==> flow/design.v <==
module Cfu (
    input               cmd_valid,
    output              cmd_ready,
    input      [9:0]    cmd_payload_function_id,
    input      [31:0]   cmd_payload_inputs_0,
    input      [31:0]   cmd_payload_inputs_1,
    output reg          rsp_valid,
    input               rsp_ready,
    output reg [31:0]   rsp_payload_outputs_0,
    input               reset,
    input               clk
);
    reg signed [31:0] InputOffset, FilterOffset;
    reg signed [31:0] accumulator;  
    reg signed [31:0] acc0, acc1, acc2, acc3;
    reg [31:0] global_input;
    wire [31:0] simd_input = (cmd_payload_function_id[9:3] == 7'd0) ? cmd_payload_inputs_0 : global_input;
    wire [31:0] simd_filter = (cmd_payload_function_id[9:3] == 7'd0) ? cmd_payload_inputs_1 : cmd_payload_inputs_0;
    wire signed [31:0] prod_0, prod_1, prod_2, prod_3;
    assign prod_0 = ($signed(simd_input[7 : 0]) + InputOffset) * ($signed(simd_filter[7 : 0]) + FilterOffset);
    assign prod_1 = ($signed(simd_input[15: 8]) + InputOffset) * ($signed(simd_filter[15: 8]) + FilterOffset);
    assign prod_2 = ($signed(simd_input[23:16]) + InputOffset) * ($signed(simd_filter[23:16]) + FilterOffset);
    assign prod_3 = ($signed(simd_input[31:24]) + InputOffset) * ($signed(simd_filter[31:24]) + FilterOffset);
    wire signed [31:0] sum_prods;
    assign sum_prods = prod_0 + prod_1 + prod_2 + prod_3;
    assign cmd_ready = ~rsp_valid;
    always @(posedge clk) begin
        if (reset) begin
            rsp_payload_outputs_0 <= 32'b0;
            rsp_valid <= 1'b0;
            InputOffset <= 32'd0;
            FilterOffset <= 32'd0;
            accumulator <= 32'd0;
            acc0 <= 32'd0;
            acc1 <= 32'd0;
            acc2 <= 32'd0;
            acc3 <= 32'd0;
            global_input <= 32'd0;
        end else if (rsp_valid) begin
            if (rsp_ready) rsp_valid <= 1'b0;
        end else if (cmd_valid) begin
            rsp_valid <= 1'b1;
            case (cmd_payload_function_id[9:3])
                7'd0: begin
                    accumulator <= accumulator + sum_prods;
                    rsp_payload_outputs_0 <= accumulator;
                end
                7'd1: begin
                    accumulator <= 32'd0;
                    rsp_payload_outputs_0 <= 32'd0;
                end
                7'd2: begin
                    InputOffset <= $signed(cmd_payload_inputs_0);
                    rsp_payload_outputs_0 <= $signed(cmd_payload_inputs_0);
                end
                7'd3: begin
                    FilterOffset <= $signed(cmd_payload_inputs_0);
                    rsp_payload_outputs_0 <= $signed(cmd_payload_inputs_0);
                end
                7'd4: begin
                    rsp_payload_outputs_0 <= accumulator;
                end
                7'd5: begin
                    global_input <= cmd_payload_inputs_0;
                end
                7'd6: begin
                    acc0 <= acc0 + sum_prods;
                end
                7'd7: begin
                    acc1 <= acc1 + sum_prods;
                end
                7'd8: begin
                    acc2 <= acc2 + sum_prods;
                end
                7'd9: begin
                    acc3 <= acc3 + sum_prods;
                end
                7'd10: begin
                    acc0 <= 32'd0;
                    acc1 <= 32'd0;
                    acc2 <= 32'd0;
                    acc3 <= 32'd0;
                end
                7'd11: rsp_payload_outputs_0 <= acc0;
                7'd12: rsp_payload_outputs_0 <= acc1;
                7'd13: rsp_payload_outputs_0 <= acc2;
                7'd14: rsp_payload_outputs_0 <= acc3;
                default: rsp_payload_outputs_0 <= 32'b0;
            endcase
        end
    end
endmodule
* Step by step through the tools: Cfu *
Tool output for the design above, in the order of the flow.
Line numbers count from 1 in the design file above.
Operators: Yosys type, input widths -> output width; for muxes data width and select width s.
Library cell names are shortened.
The mark n/a stands for no value.

design
  top = Cfu
  clock port = clk
  standard-cell library = sky130hd
  corner = tt_025C_1v80

* Elaborated design *
Yosys after proc, flatten, opt, wreduce and memory -nomap, before mapping. Memory bits, and registers merged into a memory's read port (data or address), are not among the register bits. Print and check cells are not counted. Equal cells are merged and count once.

cells by class
  add/sub/neg operators = 16
  multipliers = 4
  eq/ne operators = 14
  mux-type cells = 11
  bitwise logic cells = 2
  reductions and logical operators = 18

operator list
  kind                number
  $mul 32x32->32      4
  $pmux 32 s2         5
  $add 32x32->32      8
  $add 8x32->32       8
  $pmux 32 s7         1
  $mux 32             2
  $eq 7x4->1 const B  7
  $eq 7x3->1 const B  4
  $reduce_and 3->1    9
  $eq 7x2->1 const B  2
  $reduce_bool 2->1   5
  $eq 7x1->1 const B  1
  $logic_not 7->1     1
  $reduce_or 6->1     1
  $reduce_or 2->1     2
  $mux 1              3
  $not 1->1           2

storage and ports
  flip-flop bits (word level) = 289
  input bits = 78
  output and inout bits = 34
  word-level cells = 75

* Logic depth *
Depth = most cells in a row (Yosys ltp): at word level without a register or memory, in the mapped netlist without a sequential cell, where the memories' decode and read muxes count.

depth
  depth in word-level cells = 9
  ABC_AREA = 0
  depth in mapped cells = 63
  gate-level depth less buffers = 60

* After synthesis *
The flow's flattened synthesis, as Yosys stat reports it; memories are mapped. The netlist is that of the ABC_AREA named above (0 if unset); the other value can give another one.

synthesis totals
  cells in the netlist = 11251
  synthesis area = 95400.2 µm²
  sequential area = 5785.5 µm²
  flip-flops = 289
  buffer cells = 396

cell types
  cell type  number  area in all (µm²)
  fa_1       1809    3.62E+04
  ha_1       984     1.23E+04
  inv_1      2258    8.48E+03
  dfxtp_1    289     5.79E+03
  nand2_1    1507    5.66E+03
  nor2_1     1002    3.76E+03
  xnor2_1    425     3722.32
  a21oi_1    458     2.29E+03
  and2_1     337     2.11E+03
  xor2_1     175     1532.72
  clkbuf_1   392     1.47E+03
  o21ai_0    206     1.03E+03
  a21o_1     113     848.314
  a22oi_1    101     758.227
  mux2_2     64      720.691
  xnor3_1    32      720.691
  a222oi_1   64      640.614
  nor2b_1    92      575.552

Other cell types: 79; their cells: 943.

* Path before layout *
OpenSTA on the mapped netlist: ideal clock, no wires. The path of least setup slack (recovery checks aside). Input and output delay are each 20% of the period. Register names are those of the netlist, which keeps one name where synthesis merged equal registers.

path after synthesis
  path kind = input -> register
  start point = input cmd_payload_function_id[4]
  end point = register acc0[31]
  clock period = 20.0 ns
  library setup time = 0.127 ns
  time at the first pin = 4.000 ns
  arrival time = 18.193 ns
  slack = 1.679 ns
  delay of the path = 14.320 ns
  stages = 51
  path buffers = 3
  synthesis period reached = 18.321 ns

"delay of the path" = arrival - input delay + setup time.
"stages": output pins that drive a net of the path, with the launching flip-flop's if there is one; two outputs of one cell count as two.
"synthesis period reached" = period - worst setup slack (recovery checks aside). The figure is calculated, with input and output delays left at 20% of the set period.
Between the ends stands the longest chain of elaborated cells between them, by number of cells; it is not shown to be the way that was timed. Of several equally long chains one is given.
A line is the first line of the expression or statement that the cell stems from. Yosys adds cells for indexed reads and writes and turns some case tables into memories.
At most two assigning lines are given for a register; there are more.

between the ends, after synthesis
  path through = clkbuf_1 > nor2_1 > nand3_1 > clkbuf_1 > clkbuf_1 > mux2_2 > ha_1 > inv_1 > fa_1 > nor2b_1 > o31a_1 > o211a_1 > nor4_4 > o21ai_2 > o41ai_2 > o211a_1 > a21oi_1 > a21o_1 > (+15 left out) > xor2_1 > xnor2_1 > xnor2_1 > xnor2_1 > xnor2_1 > xnor3_1 > xnor2_1 > xnor3_1 > xor2_1 > xnor3_1 > xnor3_1 > xnor3_1 > xnor3_2 > mux2_1 > and2_1 > mux2_2 > a211oi_1 > o32ai_1
  length of the longest elaborated chain = 9
  elaborated cells between the ends (all ways) = 24

RTL lines, path after synthesis
  element            RTL line  RTL
  start, declared    4         input      [9:0]    cmd_payload_function_id,
  $logic_not 7->1    17        wire [31:0] simd_input = (cmd_payload_function_id[9:3] == 7'd0) ? cmd_payload_inputs_0 : global_input;
  $mux 32            17
  $add 8x32->32      20        assign prod_0 = ($signed(simd_input[7 : 0]) + InputOffset) * ($signed(simd_filter[7 : 0]) + FilterOffset);
  $mul 32x32->32     20
  $add 32x32->32 x3  25        assign sum_prods = prod_0 + prod_1 + prod_2 + prod_3;
  $add 32x32->32     67        acc0 <= acc0 + sum_prods;
  $pmux 32 s2        43        case (cmd_payload_function_id[9:3])
  end, assigned      34        acc0 <= 32'd0;
  end, assigned      67
  end, declared      15        reg signed [31:0] acc0, acc1, acc2, acc3;

* Timing after layout *
Path of least setup slack in the final report of entry B (OpenROAD, finished layout, wires in). Where an end is a register, its clock arrival counts in the times.

path after layout
  path kind = input -> register
  start point = input cmd_payload_function_id[9]
  end point = register accumulator[31]
  clock period = 20.0 ns
  library setup time = 0.15 ns
  time at the first pin = 4.00 ns
  arrival time = 19.95 ns
  slack = 0.52 ns
  stages = 49
  path buffers = 5

Between the ends stands the longest chain of elaborated cells between them, by number of cells; it is not shown to be the way that was timed. Of several equally long chains one is given.
At most two assigning lines are given for a register; there are more.

between the ends, after layout
  path through = clkdlybuf4s50_1 > nor3_2 > buf_4 > nand3_4 > buf_6 > buf_4 > mux2_2 > ha_1 > and3_1 > nand2_1 > a211oi_1 > o22ai_1 > o31ai_1 > a21oi_1 > buf_4 > xnor2_1 > nand2_1 > fa_1 > (+13 left out) > xnor2_1 > xnor2_1 > xnor2_1 > xnor2_1 > xnor3_1 > xnor2_1 > xnor3_1 > xor2_2 > xnor3_1 > xnor3_1 > xnor3_1 > xnor3_2 > mux2_1 > and2_1 > a211oi_1 > nor2_1 > o31ai_1 > a21oi_1
  length of the longest elaborated chain = 9
  elaborated cells between the ends (all ways) = 23

RTL lines, path after layout
  element            RTL line  RTL
  start, declared    4         input      [9:0]    cmd_payload_function_id,
  $logic_not 7->1    17        wire [31:0] simd_input = (cmd_payload_function_id[9:3] == 7'd0) ? cmd_payload_inputs_0 : global_input;
  $mux 32            17
  $add 8x32->32      20        assign prod_0 = ($signed(simd_input[7 : 0]) + InputOffset) * ($signed(simd_filter[7 : 0]) + FilterOffset);
  $mul 32x32->32     20
  $add 32x32->32 x3  25        assign sum_prods = prod_0 + prod_1 + prod_2 + prod_3;
  $add 32x32->32     45        accumulator <= accumulator + sum_prods;
  $pmux 32 s2        43        case (cmd_payload_function_id[9:3])
  end, assigned      45
  end, assigned      49        accumulator <= 32'd0;
  end, declared      14        reg signed [31:0] accumulator;

## Implementation results

Record of 5 stored runs of the RTL-to-layout flow on Cfu, platform sky130hd. The runs are unordered. Constraints: input delay and output delay 20% of the set period each, output load 0.01 pF.
"achieved clock period (ns)" is the run's clock period less its worst setup slack. It is reckoned from that one timing run; input and output delays stay at 20% of the period that was set.
"worst setup path time (ns)": the worst setup path's part of the clock period (all of it between registers, 20% less for each end at a port) less its slack. A launch clock that arrives late makes it longer, a capture clock that arrives late makes it shorter.
By "finish__power__total" is meant OpenSTA's value without simulated activity: inputs other than the clock are taken to toggle once in ten clock periods, and the tool carries that through the logic.

settings of entry A
{
  "CELL_PAD_IN_SITES_DETAIL_PLACEMENT": 1,
  "CORE_ASPECT_RATIO": 1.02,
  "CORE_MARGIN": 4,
  "CORE_UTILIZATION": 71,
  "CTS_CLUSTER_SIZE": 23,
  "GPL_ROUTABILITY_DRIVEN": 0,
  "MAX_ROUTING_LAYER": "met5",
  "MIN_ROUTING_LAYER": "met2",
  "SETUP_SLACK_MARGIN": 3.66,
  "TNS_END_PERCENT": 75,
  "period_ns": 22.6,
  "CAP_MARGIN": 20,
  "SLEW_MARGIN": 20
}
report of entry A: did not finish, place, DPL-0033

settings of entry B
{
  "CAP_MARGIN": 25,
  "CELL_PAD_IN_SITES_DETAIL_PLACEMENT": 1,
  "CELL_PAD_IN_SITES_GLOBAL_PLACEMENT": 1,
  "CORE_ASPECT_RATIO": 1.79,
  "CORE_UTILIZATION": 23,
  "CTS_CLUSTER_SIZE": 11,
  "GPL_ROUTABILITY_DRIVEN": 0,
  "HOLD_SLACK_MARGIN": -0.07,
  "MAX_ROUTING_LAYER": "met4",
  "PLACE_DENSITY_LB_ADDON": 0.08,
  "SLEW_MARGIN": 40,
  "TNS_END_PERCENT": 50,
  "period_ns": 20.0,
  "CORE_MARGIN": 2
}
report of entry B
yosys chip area after synthesis (um^2): 95400.2
finish__design__die__area: 420170.0
finish__design__instance__area__stdcell: 115344.0
finish__design__instance__utilization: 0.2792
finish__timing__setup__ws: 0.515
finish__timing__setup__tns: 0.000
finish__timing__hold__ws: 0.454
finish__power__total: 2.896e-03
achieved clock period (ns): 19.485
worst setup path time (ns): 15.48
worst setup path kind: input -> register

settings of entry C
{
  "CORE_UTILIZATION": 40,
  "period_ns": 14.6,
  "CAP_MARGIN": 20,
  "CORE_MARGIN": 2,
  "SLEW_MARGIN": 20
}
report of entry C
yosys chip area after synthesis (um^2): 95400.2
finish__design__die__area: 242423.0
finish__design__instance__area__stdcell: 124409.0
finish__design__instance__utilization: 0.5235
finish__timing__setup__ws: -1.419
finish__timing__setup__tns: -42.135
finish__timing__hold__ws: 0.455
finish__power__total: 4.147e-03
achieved clock period (ns): 16.019
worst setup path time (ns): 13.10
worst setup path kind: input -> register

settings of entry D
{
  "CELL_PAD_IN_SITES_GLOBAL_PLACEMENT": 3,
  "CORE_MARGIN": 3,
  "CORE_UTILIZATION": 46,
  "CTS_CLUSTER_DIAMETER": 183,
  "GPL_ROUTABILITY_DRIVEN": 0,
  "GPL_TIMING_DRIVEN": 1,
  "PLACE_DENSITY_LB_ADDON": 0.15,
  "period_ns": 14.8,
  "CAP_MARGIN": 20,
  "SLEW_MARGIN": 20
}
report of entry D
yosys chip area after synthesis (um^2): 95400.2
finish__design__die__area: 212890.0
finish__design__instance__area__stdcell: 123966.0
finish__design__instance__utilization: 0.6035
finish__timing__setup__ws: -1.515
finish__timing__setup__tns: -36.613
finish__timing__hold__ws: 0.456
finish__power__total: 4.269e-03
achieved clock period (ns): 16.315
worst setup path time (ns): 13.36
worst setup path kind: input -> register

settings of entry E
{
  "CORE_UTILIZATION": 54,
  "period_ns": 19.7,
  "CAP_MARGIN": 20,
  "CORE_MARGIN": 2,
  "SLEW_MARGIN": 20
}
report of entry E
yosys chip area after synthesis (um^2): 95400.2
finish__design__die__area: 180043.0
finish__design__instance__area__stdcell: 104220.0
finish__design__instance__utilization: 0.5924
finish__timing__setup__ws: 0.402
finish__timing__setup__tns: 0.000
finish__timing__hold__ws: 0.453
finish__power__total: 2.519e-03
achieved clock period (ns): 19.298
worst setup path time (ns): 15.36
worst setup path kind: input -> register
